==> flow/design.v <==
module ChipInterface #(parameter FRE = 25000000, parameter DEBOUNCE = FRE / 100) (
    input logic clock,
    input logic confirm,
    input logic clear,
    input logic algorithm_select_mode,
    input reset,
    input logic enter0, enter1,
    output logic [5:0] led
  );
  logic confirm_sync, clear_sync, enter0_sync, enter1_sync, algorithm_select_mode_sync;
  logic enter0_valid_press, enter1_valid_press, clear_valid_press, confirm_valid_press, algorithm_select_mode_valid_press;
  logic [11:0] password_current, password_next;
  logic [11:0] password_ref;
  logic [5:0] OTP;
  logic change_current, change_next;
  logic [31:0] cnt_current, cnt_next;
  logic [1:0] wrong_password_time_current, wrong_password_time_next;
  logic algorithm_selet_current, algorithm_selet_next;
  logic [2:0] algorithm_mode_current, algorithm_mode_next;
  password_generator password_generator_inst(
    .clock(clock),
    .reset(reset),  
    .algorithm_select(algorithm_mode_current),
    .OTP(OTP), 
    .password(password_ref));
  FF2_Synchronizer confirm_sync_ (
    .clock(clock),
    .button(confirm),
    .sync_button(confirm_sync)
  );
  FF2_Synchronizer clear_sync_ (
    .clock(clock),
    .button(clear),
    .sync_button(clear_sync)
  );
  FF2_Synchronizer enter0_sync_ (
    .clock(clock),
    .button(enter0),
    .sync_button(enter0_sync)
  );
  FF2_Synchronizer enter1_sync_ (
    .clock(clock),
    .button(enter1),
    .sync_button(enter1_sync)
  );
  FF2_Synchronizer algorithm_select_mode_sync_ (
    .clock(clock),
    .button(algorithm_select_mode),
    .sync_button(algorithm_select_mode_sync)
  );
  button_handler #(.COUNT_MAX(DEBOUNCE)) confirm_valid(.clock(clock), .reset(reset), .btn(confirm_sync), .valid_press(confirm_valid_press));
  button_handler #(.COUNT_MAX(DEBOUNCE)) clear_valid(.clock(clock), .reset(reset), .btn(clear_sync), .valid_press(clear_valid_press));
  button_handler #(.COUNT_MAX(DEBOUNCE)) enter0_valid(.clock(clock), .reset(reset), .btn(enter0_sync), .valid_press(enter0_valid_press));
  button_handler #(.COUNT_MAX(DEBOUNCE)) enter1_valid(.clock(clock), .reset(reset), .btn(enter1_sync), .valid_press(enter1_valid_press));
  button_handler #(.COUNT_MAX(DEBOUNCE)) algorithm_select_mode_valid(.clock(clock), .reset(reset), .btn(algorithm_select_mode_sync), .valid_press(algorithm_select_mode_valid_press));
  OTP_generator inst_OTP_generator(.clock(clock), .reset(reset), .change(change_current), .OTP(OTP));
  typedef enum logic [2:0] {IDLE = 3'b000, 
                            TIMEOUT = 3'b001, 
                            INPUT = 3'b010, 
                            VERIFY = 3'b011, 
                            PASS = 3'b100, 
                            FAIL = 3'b101, 
                            LOCK = 3'b110,
                            ALGO_SELECT = 3'b111} state_t;
  state_t current_state, next_state;
  always_ff @(posedge clock or posedge reset) begin 
    if(reset) begin
      current_state <= IDLE;
      password_current <= 0;
      change_current <= 0;
      wrong_password_time_current <= 0;
      algorithm_selet_current <= 0;
      algorithm_mode_current <= 0;
      cnt_current <= 0;
    end
    else begin
      current_state <= next_state;
      password_current <= password_next;
      change_current <= change_next;
      wrong_password_time_current <= wrong_password_time_next;
      algorithm_selet_current <= algorithm_selet_next;
      algorithm_mode_current <= algorithm_mode_next;
      cnt_current <= cnt_next;
    end
  end
  always_comb begin
    case(current_state)
      IDLE: begin
        wrong_password_time_next = wrong_password_time_current;
        algorithm_mode_next = algorithm_mode_current;
        if(cnt_current == 60 * FRE -1) begin
          next_state = TIMEOUT;
          password_next = 0;
          change_next = 1;
          algorithm_selet_next = 0;
          cnt_next = 0;
        end
        else if(algorithm_select_mode_valid_press) begin
            algorithm_selet_next = 1;
            next_state = INPUT;
            change_next = 0;
            password_next = 0;
            cnt_next = 0;
        end
        else if(enter0_valid_press)begin
           cnt_next = 0;
           next_state = INPUT;
           password_next = {password_current[10:0],1'b0};
           change_next = 0;
           algorithm_selet_next = 0;
        end 
        else if(enter1_valid_press)begin
           cnt_next = 0;
           next_state = INPUT;
           password_next = {password_current[10:0],1'b1};
           change_next = 0;
           algorithm_selet_next = 0;
        end 
        else begin
          cnt_next = cnt_current + 1;
          next_state = IDLE;
          password_next = 0;
          change_next = 0;
          algorithm_selet_next = 0;
        end
      end
      TIMEOUT: begin
        next_state = IDLE;
        wrong_password_time_next = wrong_password_time_current;
        cnt_next = cnt_current + 1;
        password_next = 0;
        change_next = 0;
        algorithm_selet_next = 0;
        algorithm_mode_next = algorithm_mode_current;
      end
      INPUT:begin
        wrong_password_time_next = wrong_password_time_current;
        cnt_next = 0;
        change_next = 0;
        algorithm_selet_next = algorithm_selet_current;
        algorithm_mode_next = algorithm_mode_current;
        if(confirm_valid_press) begin
           next_state = VERIFY;
           password_next = password_current;
        end
        else if(clear_valid_press) begin
           next_state = INPUT;
           password_next = 0;
        end
        else if(enter0_valid_press) begin
           next_state = INPUT;
           password_next = {password_current[10:0],1'b0};
        end 
        else if(enter1_valid_press)begin
           next_state = INPUT;
           password_next = {password_current[10:0],1'b1};
        end
        else begin
          next_state = INPUT;
          password_next = password_current;
        end
      end
      VERIFY: begin
        cnt_next = 0;
        password_next = 0;
        change_next = 0;
        algorithm_selet_next = algorithm_selet_current;
        algorithm_mode_next = algorithm_mode_current;
        if(password_current == password_ref) begin
            next_state = PASS;
            wrong_password_time_next = wrong_password_time_current;
        end
        else begin
            next_state = FAIL;
            wrong_password_time_next = wrong_password_time_current + 1;
        end
      end
      PASS: begin
        wrong_password_time_next = wrong_password_time_current;
        password_next = 0;
        algorithm_selet_next = algorithm_selet_current;
        algorithm_mode_next = algorithm_mode_current;
        if(cnt_current == 6 * FRE) begin
          if(algorithm_selet_current == 1) begin
              next_state = ALGO_SELECT;
              change_next = 0;
          end
          else begin
              next_state = IDLE;
              change_next = 1;
          end
          cnt_next = 0;
        end 
        else begin
          cnt_next = cnt_current + 1;
          next_state = PASS;
          change_next = 0;
        end
      end
      ALGO_SELECT : begin
        password_next = 0;
        cnt_next = 0;
        algorithm_selet_next = 0;
        wrong_password_time_next = wrong_password_time_current;
        if(confirm_valid_press) begin
           next_state = IDLE;
           algorithm_mode_next = algorithm_mode_current;
           change_next = 1;
        end
        else if(clear_valid_press) begin
           next_state = ALGO_SELECT;
           algorithm_mode_next = 0;
           change_next = 0;
        end
        else if(enter0_valid_press) begin
           next_state = ALGO_SELECT;
           algorithm_mode_next = {algorithm_mode_current[1:0],1'b0};
           change_next = 0;
        end 
        else if(enter1_valid_press)begin
           next_state = ALGO_SELECT;
           algorithm_mode_next = {algorithm_mode_current[1:0],1'b1};
           change_next = 0;
        end
        else begin
           next_state = ALGO_SELECT;
           algorithm_mode_next = algorithm_mode_current;
           change_next = 0;
        end
      end
      FAIL: begin
        algorithm_mode_next = algorithm_mode_current;
        wrong_password_time_next = wrong_password_time_current;
        password_next = 0;
        algorithm_selet_next = 0;
        if(cnt_current == 6 * FRE) begin
          change_next = 1;
          cnt_next = 0;
          next_state = LOCK;
        end 
        else begin
          cnt_next = cnt_current + 1;
          next_state = FAIL;
          change_next = 0;
        end
      end
      LOCK: begin
         algorithm_mode_next = algorithm_mode_current;
         cnt_next = cnt_current + 1;
         wrong_password_time_next = wrong_password_time_current;
         password_next = 0;
         algorithm_selet_next = 0;
         if(wrong_password_time_current == 1) begin
            if(cnt_current == 15 * FRE) begin
              next_state = IDLE;
              change_next = 1;
              cnt_next = 0;
            end
            else begin
              next_state = LOCK;
              change_next = 0;
            end
         end
         else if (wrong_password_time_current == 2) begin
            if(cnt_current == 30 * FRE) begin
              next_state = IDLE;
              change_next = 1;
              cnt_next = 0;
            end
            else begin
               next_state = LOCK;
              change_next = 0;
            end 
         end
         else begin
            if(cnt_current == 60 * FRE) begin
                 next_state = IDLE;
                 change_next = 1;
                 cnt_next = 0;
            end
            else begin
              next_state = LOCK;
              change_next = 0;
            end
         end
      end
    endcase
  end
  always_ff @(posedge clock or posedge reset) begin
    if(reset) led <= 6'b0;
    else if(current_state == PASS) led <= 6'b111111;
    else if(current_state == ALGO_SELECT) begin
        led <= {4'b0, algorithm_mode_current};
    end
    else if(current_state == FAIL) begin
    if ((cnt_current >= FRE*1 && cnt_current < FRE*2) || 
        (cnt_current >= FRE*3 && cnt_current < FRE*4) || 
        (cnt_current >= FRE*5 && cnt_current < FRE*6))
        led <= 6'b0; 
    else
        led <= 6'b111111; 
    end
    else if(current_state == LOCK) led <= 6'b101010;
    else led <= OTP;
  end
endmodule
module password_generator(
    input logic clock,
    input logic reset,  
    input logic [2:0] algorithm_select,
    input logic [5:0] OTP,
    output logic [11:0] password
);
  always_ff @(posedge clock or posedge reset) begin
      if(reset) begin
          password <= 0;
      end
      else begin
        case(algorithm_select)
            3'd0: password <= OTP * 2 + 1;                    
            3'd1: password <= (OTP << 2) ^ 12'hA3; 
            3'd2: password <= (OTP * 3) + (OTP >> 1);         
            3'd3: password <= ~(OTP * 5) & 12'hFFF;           
            3'd4: password <= (OTP * OTP) % 4096;             
            3'd5: password <= ((OTP << 3) - OTP) ^ 12'h3C3;   
            3'd6: password <= {OTP[2:0], OTP[5:3]} + 12'h55A; 
            3'd7: password <= (OTP * 9) & 12'hFFF;            
        endcase
      end
  end
endmodule
module OTP_generator(
    input logic clock,
    input logic change,
    input reset,
    output logic [5:0] OTP 
);
    logic [5:0] lfsr;
    always_ff @(posedge clock or posedge reset) begin
        if (reset)
            lfsr <= 6'b101101;  
        else if (change)
            lfsr <= {lfsr[4:0], lfsr[5] ^ lfsr[3]};
    end
    assign OTP = lfsr;
endmodule
module button_handler (
    input  logic clock,        
    input  logic reset,
    input  logic btn,         
    output logic valid_press  
);
    parameter COUNT_MAX = 250_000;
    logic btn_pre;
    logic [$clog2(COUNT_MAX):0] count;
    logic armed;
    always_ff @(posedge clock or posedge reset) begin
        if (reset)
            btn_pre <= 0;
        else
            btn_pre <= btn;
    end
    always_ff @(posedge clock or posedge reset) begin
        if (reset) begin
            count <= 0;
            valid_press <= 0;
            armed <= 1;
        end else begin
            valid_press <= 0;  
            if (btn && btn_pre) begin  
                if (armed) begin
                    if (count < COUNT_MAX - 1) begin
                        count <= count + 1;
                    end else begin
                        valid_press <= 1;  
                        armed <= 0;        
                        count <= 0;
                    end
                end
            end else begin
                count <= 0;
                if (!btn) 
                    armed <= 1; 
            end
        end
    end
endmodule
module FF2_Synchronizer(
  input logic clock,
  input logic button,
  output logic sync_button
);
  logic [1:0] button_dff;
  always_ff @(posedge clock) begin
    button_dff[0] <= button;
    button_dff[1] <= button_dff[0];
  end
  assign sync_button = button_dff[1];
endmodule
`default_nettype none
module my_chip (
    input logic [11:0] io_in,  
    output logic [11:0] io_out,  
    input logic clock,
    input logic reset  
);
    ChipInterface #(.FRE(25000)) chipInterface_inst(
        .clock(clock),
        .confirm(io_in[0]),
        .clear(io_in[1]),
        .algorithm_select_mode(io_in[2]),
        .reset(reset),
        .enter0(io_in[3]), 
        .enter1(io_in[4]),
        .led(io_out[5:0])
    );
    assign io_out[11:6] = 6'b0;
endmodule
# Reports on my_chip
# Tool output for the design above, in the order of the flow.
# Lines are those of the file above, counted from 1.
# Operators: Yosys type, input widths -> output width; for muxes data width and select width s.
setup:
  top: "my_chip"
  clock: "clock"
  lib: "sky130hd"
  pvt_corner: "tt_025C_1v80"

# Elaborated design
# Counts by Yosys on the flattened word-level netlist (proc, flatten, opt, wreduce; memories kept). Register bits leave out memories and registers merged into their read ports (data or address). Print and check cells are left out.
classes:
  n_mul: 4
  n_mux: 113
  bitwise: 6
  reduce_and_logical: 23
  n_eq: 37
  n_addsub: 11
  cmp: 11
op_table:
  columns: ["op", "n"]
  rows:
  - ["$mux 32", 10]
  - ["$pmux 32 s5", 1]
  - ["$mux 9", 15]
  - ["$pmux 12 s8", 1]
  - ["$mux 12", 8]
  - ["$mul 6x6->12", 1]
  - ["$ge 32x17->1 const B", 2]
  - ["$eq 32x21->1 const B", 2]
  - ["$mux 1", 49]
  - ["$mux 3", 16]
  - ["$add 9x1->9 const B", 5]
  - ["$lt 9x8->1 const B", 5]
  - ["$mul 6x4->10 const B", 1]
  - ["$pmux 12 s3", 1]
  - ["$add 32x1->32 const B", 1]
  - ["$ge 32x15->1 const B", 1]
  - ["$lt 32x16->1 const B", 1]
  - ["$lt 32x17->1 const B", 1]
  - ["$lt 32x18->1 const B", 1]
  - ["$eq 32x18->1 const B", 1]
  - ["$eq 32x19->1 const B", 1]
  - ["$eq 32x20->1 const B", 1]
  - ["$mux 6", 5]
  - ["$mul 6x3->9 const B", 1]
  - ["$ne 2x2->1 const B", 13]
  - ["$eq 3x3->1 const B", 8]
  - ["$pmux 3 s8", 1]
  - ["$mul 6x2->8 const B", 1]
# Other operator kinds: 29; their cells: 51.
bits:
  elab_cells: 240
  ff_bits: 148

# Longest topological paths
# Longest topological path by Yosys (ltp), each cell counted once; first at word level (registers and memories cut), then after technology mapping (sequential cells cut; the memories' decode and read muxes count).
depth:
  ltp_word: 8
  ABC_AREA: 0
  mapped_depth: 15
  ltp_nobuf: 14

# Synthesis result
# Yosys stat after the flow's synthesis: flattened, memories mapped to cells. It holds for the ABC_AREA given above (unset counts as 0); a run with the other value may have another netlist.
# The area totals of this step are shown rounded.
mapped:
  sequential_area_um2: 3790
  ff_cells: 153
  synth_area_um2: 9530
  n_buf: 45
  stdcells: 1025
types:
  columns: ["cell", "n", "type_area_um2"]
  rows:
  - ["sky130_fd_sc_hd__dfrtp_1", 133, 3.33E+03]
  - ["sky130_fd_sc_hd__ha_1", 61, 763.232]
  - ["sky130_fd_sc_hd__o21ai_0", 93, 465.446]
  - ["sky130_fd_sc_hd__xnor2_1", 42, 367.853]
  - ["sky130_fd_sc_hd__nor2_1", 92, 345.331]
  - ["sky130_fd_sc_hd__nand2_1", 87, 326.563]
  - ["sky130_fd_sc_hd__fa_1", 16, 320.307]
  - ["sky130_fd_sc_hd__dfstp_2", 10, 262.752]
  - ["sky130_fd_sc_hd__xor2_1", 26, 227.718]
  - ["sky130_fd_sc_hd__dfxtp_1", 10, 200.192]
  - ["sky130_fd_sc_hd__inv_1", 53, 198.941]
  - ["sky130_fd_sc_hd__nand3_1", 39, 195.187]
  - ["sky130_fd_sc_hd__a21oi_1", 38, 190.182]
  - ["sky130_fd_sc_hd__a22o_1", 17, 148.893]
  - ["sky130_fd_sc_hd__a31oi_1", 23, 143.888]
  - ["sky130_fd_sc_hd__nand4_1", 19, 118.864]
  - ["sky130_fd_sc_hd__nor2b_1", 16, 100.096]
  - ["sky130_fd_sc_hd__clkbuf_1", 24, 90.086]
# Other cell types: 58; their cells: 226.
# The figures by module come from a second, unflattened synthesis with its own total; it is not the netlist above.
hier_totals:
  hier_cells: 1054
  hier_area_um2: 10000
# Rows give one instance, submodules left out.
modules:
  columns: ["module", "area_um2", "cells", "instances", "seq_area_um2"]
  rows:
  - ["ChipInterface (FRE=25000)", 3920, 432, 1, 1630]
  - ["button_handler (COUNT_MAX=250)", 581, 55, 5, 302]
  - ["password_generator", 2700, 314, 1, 300]
  - ["OTP_generator", 263, 16, 1, 155]
  - ["FF2_Synchronizer", 40.0, 2, 5, 40.0]
  - ["my_chip", 48.8, 7, 1, 0.0]

# Worst setup path after synthesis
# Path of least setup slack by OpenSTA after synthesis, without wires, with an ideal clock, recovery checks aside; 20% of the period is set as input and as output delay. Where synthesis merged equal registers, the netlist keeps one of their names.
synth_timing:
  path_type: "flip-flop to flip-flop"
  from: "register chipInterface_inst.inst_OTP_generator.lfsr[2]"
  to: "register chipInterface_inst.password_generator_inst.password[7]"
  n_path_buf: 0
  setup_time_ps: 139
  path_delay_ps: 3973
  required_ps: 9861
  stages: 13
  arrival_time_ps: 3834
  setup_slack_ps: 6028
  period_ps: 10000
  period_less_setup_slack_ps: 3972
# "path_delay_ps" is the arrival time less input delay plus setup time.
# "stages": output pins that drive a net of the path, with the launching flip-flop's if there is one; two outputs of one cell count as two.
# "period_less_setup_slack_ps" is the clock period less the worst setup slack; recovery checks do not enter. This is arithmetic on one report: input and output delays are still those of the set period (20% each).
# The rows between start and end are the longest chain of elaborated cells between them; the timing report does not say that the signal goes this way. Where chains are equally long, one stands for them.
# Each line given opens the expression or statement behind the cell; cells for indexed reads and writes are added by Yosys, which also makes memories of some case tables.
# At most two assigning lines are given for a register; there are more.
synth_between:
  cell_sequence: "sky130_fd_sc_hd__dfstp_2 sky130_fd_sc_hd__ha_1 sky130_fd_sc_hd__inv_1 sky130_fd_sc_hd__fa_1 sky130_fd_sc_hd__fa_1 sky130_fd_sc_hd__inv_1 sky130_fd_sc_hd__fa_1 sky130_fd_sc_hd__ha_1 sky130_fd_sc_hd__a21o_1 sky130_fd_sc_hd__a21oi_1 sky130_fd_sc_hd__xnor2_1 sky130_fd_sc_hd__o21ai_0 sky130_fd_sc_hd__or4_1"
  elab_chain_cells: 3
synth_lines:
  columns: ["element", "line", "text"]
  rows:
  - ["start, declared", 338, "logic [5:0] lfsr;"]
  - ["start, assigned", 341, "lfsr <= 6'b101101;"]
  - ["start, assigned", 343, "lfsr <= {lfsr[4:0], lfsr[5] ^ lfsr[3]};"]
  - ["$mul 6x2->8", 322, "3'd2: password <= (OTP * 3) + (OTP >> 1);"]
  - ["$add 8x5->9", 322, null]
  - ["$pmux 12 s8", 319, "case(algorithm_select)"]
  - ["end, assigned", 320, "3'd0: password <= OTP * 2 + 1;"]
  - ["end, assigned", 321, "3'd1: password <= (OTP << 2) ^ 12'hA3;"]
  - ["end, declared", 312, "output logic [11:0] password"]

# Worst path after layout
# From the final timing report of run A: the path of least setup slack in the routed layout; clock arrival at registers is part of the times.
# The report prints the path's times to 10 ps; the period is as set.
layout_timing:
  path_type: "flip-flop to flip-flop"
  from: "register chipInterface_inst.inst_OTP_generator.lfsr[3]"
  to: "register chipInterface_inst.password_generator_inst.password[6]"
  arrival_time_ps: 4060
  stages: 13
  period_ps: 3090
  n_path_buf: 1
  setup_slack_ps: -670
  setup_time_ps: 130
  required_ps: 3390
# The rows between start and end are the longest chain of elaborated cells between them; the timing report does not say that the signal goes this way. Where chains are equally long, one stands for them.
# At most two assigning lines are given for a register; there are more.
layout_between:
  cell_sequence: "sky130_fd_sc_hd__dfstp_4 sky130_fd_sc_hd__ha_4 sky130_fd_sc_hd__inv_2 sky130_fd_sc_hd__fa_1 sky130_fd_sc_hd__fa_1 sky130_fd_sc_hd__inv_1 sky130_fd_sc_hd__fa_1 sky130_fd_sc_hd__ha_4 sky130_fd_sc_hd__a31o_4 sky130_fd_sc_hd__buf_4 sky130_fd_sc_hd__or2_4 sky130_fd_sc_hd__a311oi_2 sky130_fd_sc_hd__o221ai_2"
  elab_chain_cells: 3
layout_lines:
  columns: ["element", "line", "text"]
  rows:
  - ["start, declared", 338, "logic [5:0] lfsr;"]
  - ["start, assigned", 341, "lfsr <= 6'b101101;"]
  - ["start, assigned", 343, "lfsr <= {lfsr[4:0], lfsr[5] ^ lfsr[3]};"]
  - ["$mul 6x2->8", 322, "3'd2: password <= (OTP * 3) + (OTP >> 1);"]
  - ["$add 8x5->9", 322, null]
  - ["$pmux 12 s8", 319, "case(algorithm_select)"]
  - ["end, assigned", 320, "3'd0: password <= OTP * 2 + 1;"]
  - ["end, assigned", 321, "3'd1: password <= (OTP << 2) ^ 12'hA3;"]
  - ["end, declared", 312, "output logic [11:0] password"]

Subject: my_chip on sky130hd, stored results

Hello all,

Stored flow runs of my_chip (4 of them; Yosys, OpenROAD, sky130hd). They differ in their settings and are not a sequence. Constraints: input delay and output delay 20% of the set period each, output load 0.01 pF.
"achievedPeriod_ps" = clock period - worst setup slack. The figure is calculated, with input and output delays left at 20% of the set period.
Values from the reports are rounded here.

--- run A ---
==> flow/run.sh <==
#!/bin/bash
# the make line also repeats the synthesis and layout settings of config.mk as NAME=value (left out here)
make -C /OpenROAD-flow-scripts/flow DESIGN_CONFIG=/design/flow/config.mk WORK_HOME=/design/flow/orfs CLKGATE_MAP_FILE= finish
==> flow/config.mk <==
export PLATFORM = sky130hd
export DESIGN_NAME = my_chip
export DESIGN_NICKNAME = my_chip
export VERILOG_FILES = /design/flow/design.v
export SDC_FILE = /design/flow/constraint.sdc
export NUM_CORES = 4
export LEC_CHECK = 0
export ABC_AREA = 0
export CAP_MARGIN = 20
export CELL_PAD_IN_SITES_DETAIL_PLACEMENT = 0
export CORE_MARGIN = 2
export CORE_UTILIZATION = 48
export GPL_TIMING_DRIVEN = 0
export HOLD_SLACK_MARGIN = -0.05
export MAX_ROUTING_LAYER = met4
export PLACE_DENSITY_LB_ADDON = 0.03
export SETUP_SLACK_MARGIN = -0.13
export SLEW_MARGIN = 20
export TNS_END_PERCENT = 95
==> flow/constraint.sdc <==
create_clock -name core_clock -period 3.09 [get_ports {clock}]
set_input_delay 0.6180 -clock core_clock [delete_from_list [all_inputs] [get_ports {clock}]]
set_output_delay 0.6180 -clock core_clock [all_outputs]
set_load 0.01 [all_outputs]

==> results, as YAML <==
results:
  achievedPeriod_ps: 3765
  yosys.chip_area_um2: 9530
  final_stdcell_area_um2: 11000
  die_um2: 21000
  final_setup_ws_ps: -675

--- run B ---
==> flow/run.sh <==
#!/bin/bash
# the make line also repeats the synthesis and layout settings of config.mk as NAME=value (left out here)
make -C /OpenROAD-flow-scripts/flow DESIGN_CONFIG=/design/flow/config.mk WORK_HOME=/design/flow/orfs CLKGATE_MAP_FILE= finish
==> flow/config.mk <==
export PLATFORM = sky130hd
export DESIGN_NAME = my_chip
export DESIGN_NICKNAME = my_chip
export VERILOG_FILES = /design/flow/design.v
export SDC_FILE = /design/flow/constraint.sdc
export NUM_CORES = 4
export LEC_CHECK = 0
export CAP_MARGIN = 20
export CORE_MARGIN = 2
export CORE_UTILIZATION = 40
export SETUP_SLACK_MARGIN = 0.37
export SLEW_MARGIN = 20
==> flow/constraint.sdc <==
create_clock -name core_clock -period 4.42 [get_ports {clock}]
set_input_delay 0.8840 -clock core_clock [delete_from_list [all_inputs] [get_ports {clock}]]
set_output_delay 0.8840 -clock core_clock [all_outputs]
set_load 0.01 [all_outputs]

==> results, as YAML <==
results:
  achievedPeriod_ps: 3887
  yosys.chip_area_um2: 9530
  final_stdcell_area_um2: 10500
  die_um2: 25100
  final_setup_ws_ps: 533

--- run C ---
==> flow/run.sh <==
#!/bin/bash
# the make line also repeats the synthesis and layout settings of config.mk as NAME=value (left out here)
make -C /OpenROAD-flow-scripts/flow DESIGN_CONFIG=/design/flow/config.mk WORK_HOME=/design/flow/orfs CLKGATE_MAP_FILE= finish
==> flow/config.mk <==
export PLATFORM = sky130hd
export DESIGN_NAME = my_chip
export DESIGN_NICKNAME = my_chip
export VERILOG_FILES = /design/flow/design.v
export SDC_FILE = /design/flow/constraint.sdc
export NUM_CORES = 4
export LEC_CHECK = 0
export CAP_MARGIN = 20
export CORE_ASPECT_RATIO = 1.45
export CORE_MARGIN = 2
export CORE_UTILIZATION = 31
export PLACE_DENSITY = 0.79
export SETUP_SLACK_MARGIN = 0.83
export SLEW_MARGIN = 20
export TNS_END_PERCENT = 5
==> flow/constraint.sdc <==
create_clock -name core_clock -period 3.25 [get_ports {clock}]
set_input_delay 0.6500 -clock core_clock [delete_from_list [all_inputs] [get_ports {clock}]]
set_output_delay 0.6500 -clock core_clock [all_outputs]
set_load 0.01 [all_outputs]

==> results, as YAML <==
results:
  achievedPeriod_ps: 3627
  yosys.chip_area_um2: 9530
  final_stdcell_area_um2: 11200
  die_um2: 32200
  final_setup_ws_ps: -377

--- run D ---
==> flow/run.sh <==
#!/bin/bash
# the make line also repeats the synthesis and layout settings of config.mk as NAME=value (left out here)
make -C /OpenROAD-flow-scripts/flow DESIGN_CONFIG=/design/flow/config.mk WORK_HOME=/design/flow/orfs CLKGATE_MAP_FILE= finish
==> flow/config.mk <==
export PLATFORM = sky130hd
export DESIGN_NAME = my_chip
export DESIGN_NICKNAME = my_chip
export VERILOG_FILES = /design/flow/design.v
export SDC_FILE = /design/flow/constraint.sdc
export NUM_CORES = 4
export LEC_CHECK = 0
export ABC_AREA = 0
export CAP_MARGIN = 20
export CELL_PAD_IN_SITES_DETAIL_PLACEMENT = 0
export CORE_MARGIN = 2
export CORE_UTILIZATION = 48
export GPL_TIMING_DRIVEN = 0
export HOLD_SLACK_MARGIN = 0.18
export MAX_ROUTING_LAYER = met4
export MIN_ROUTING_LAYER = met2
export PLACE_DENSITY_LB_ADDON = 0.03
export SLEW_MARGIN = 20
export TNS_END_PERCENT = 95
==> flow/constraint.sdc <==
create_clock -name core_clock -period 3.09 [get_ports {clock}]
set_input_delay 0.6180 -clock core_clock [delete_from_list [all_inputs] [get_ports {clock}]]
set_output_delay 0.6180 -clock core_clock [all_outputs]
set_load 0.01 [all_outputs]

==> results, as YAML <==
results:
  achievedPeriod_ps: 3878
  yosys.chip_area_um2: 9530
  final_stdcell_area_um2: 11100
  die_um2: 21000
  final_setup_ws_ps: -788

Thanks
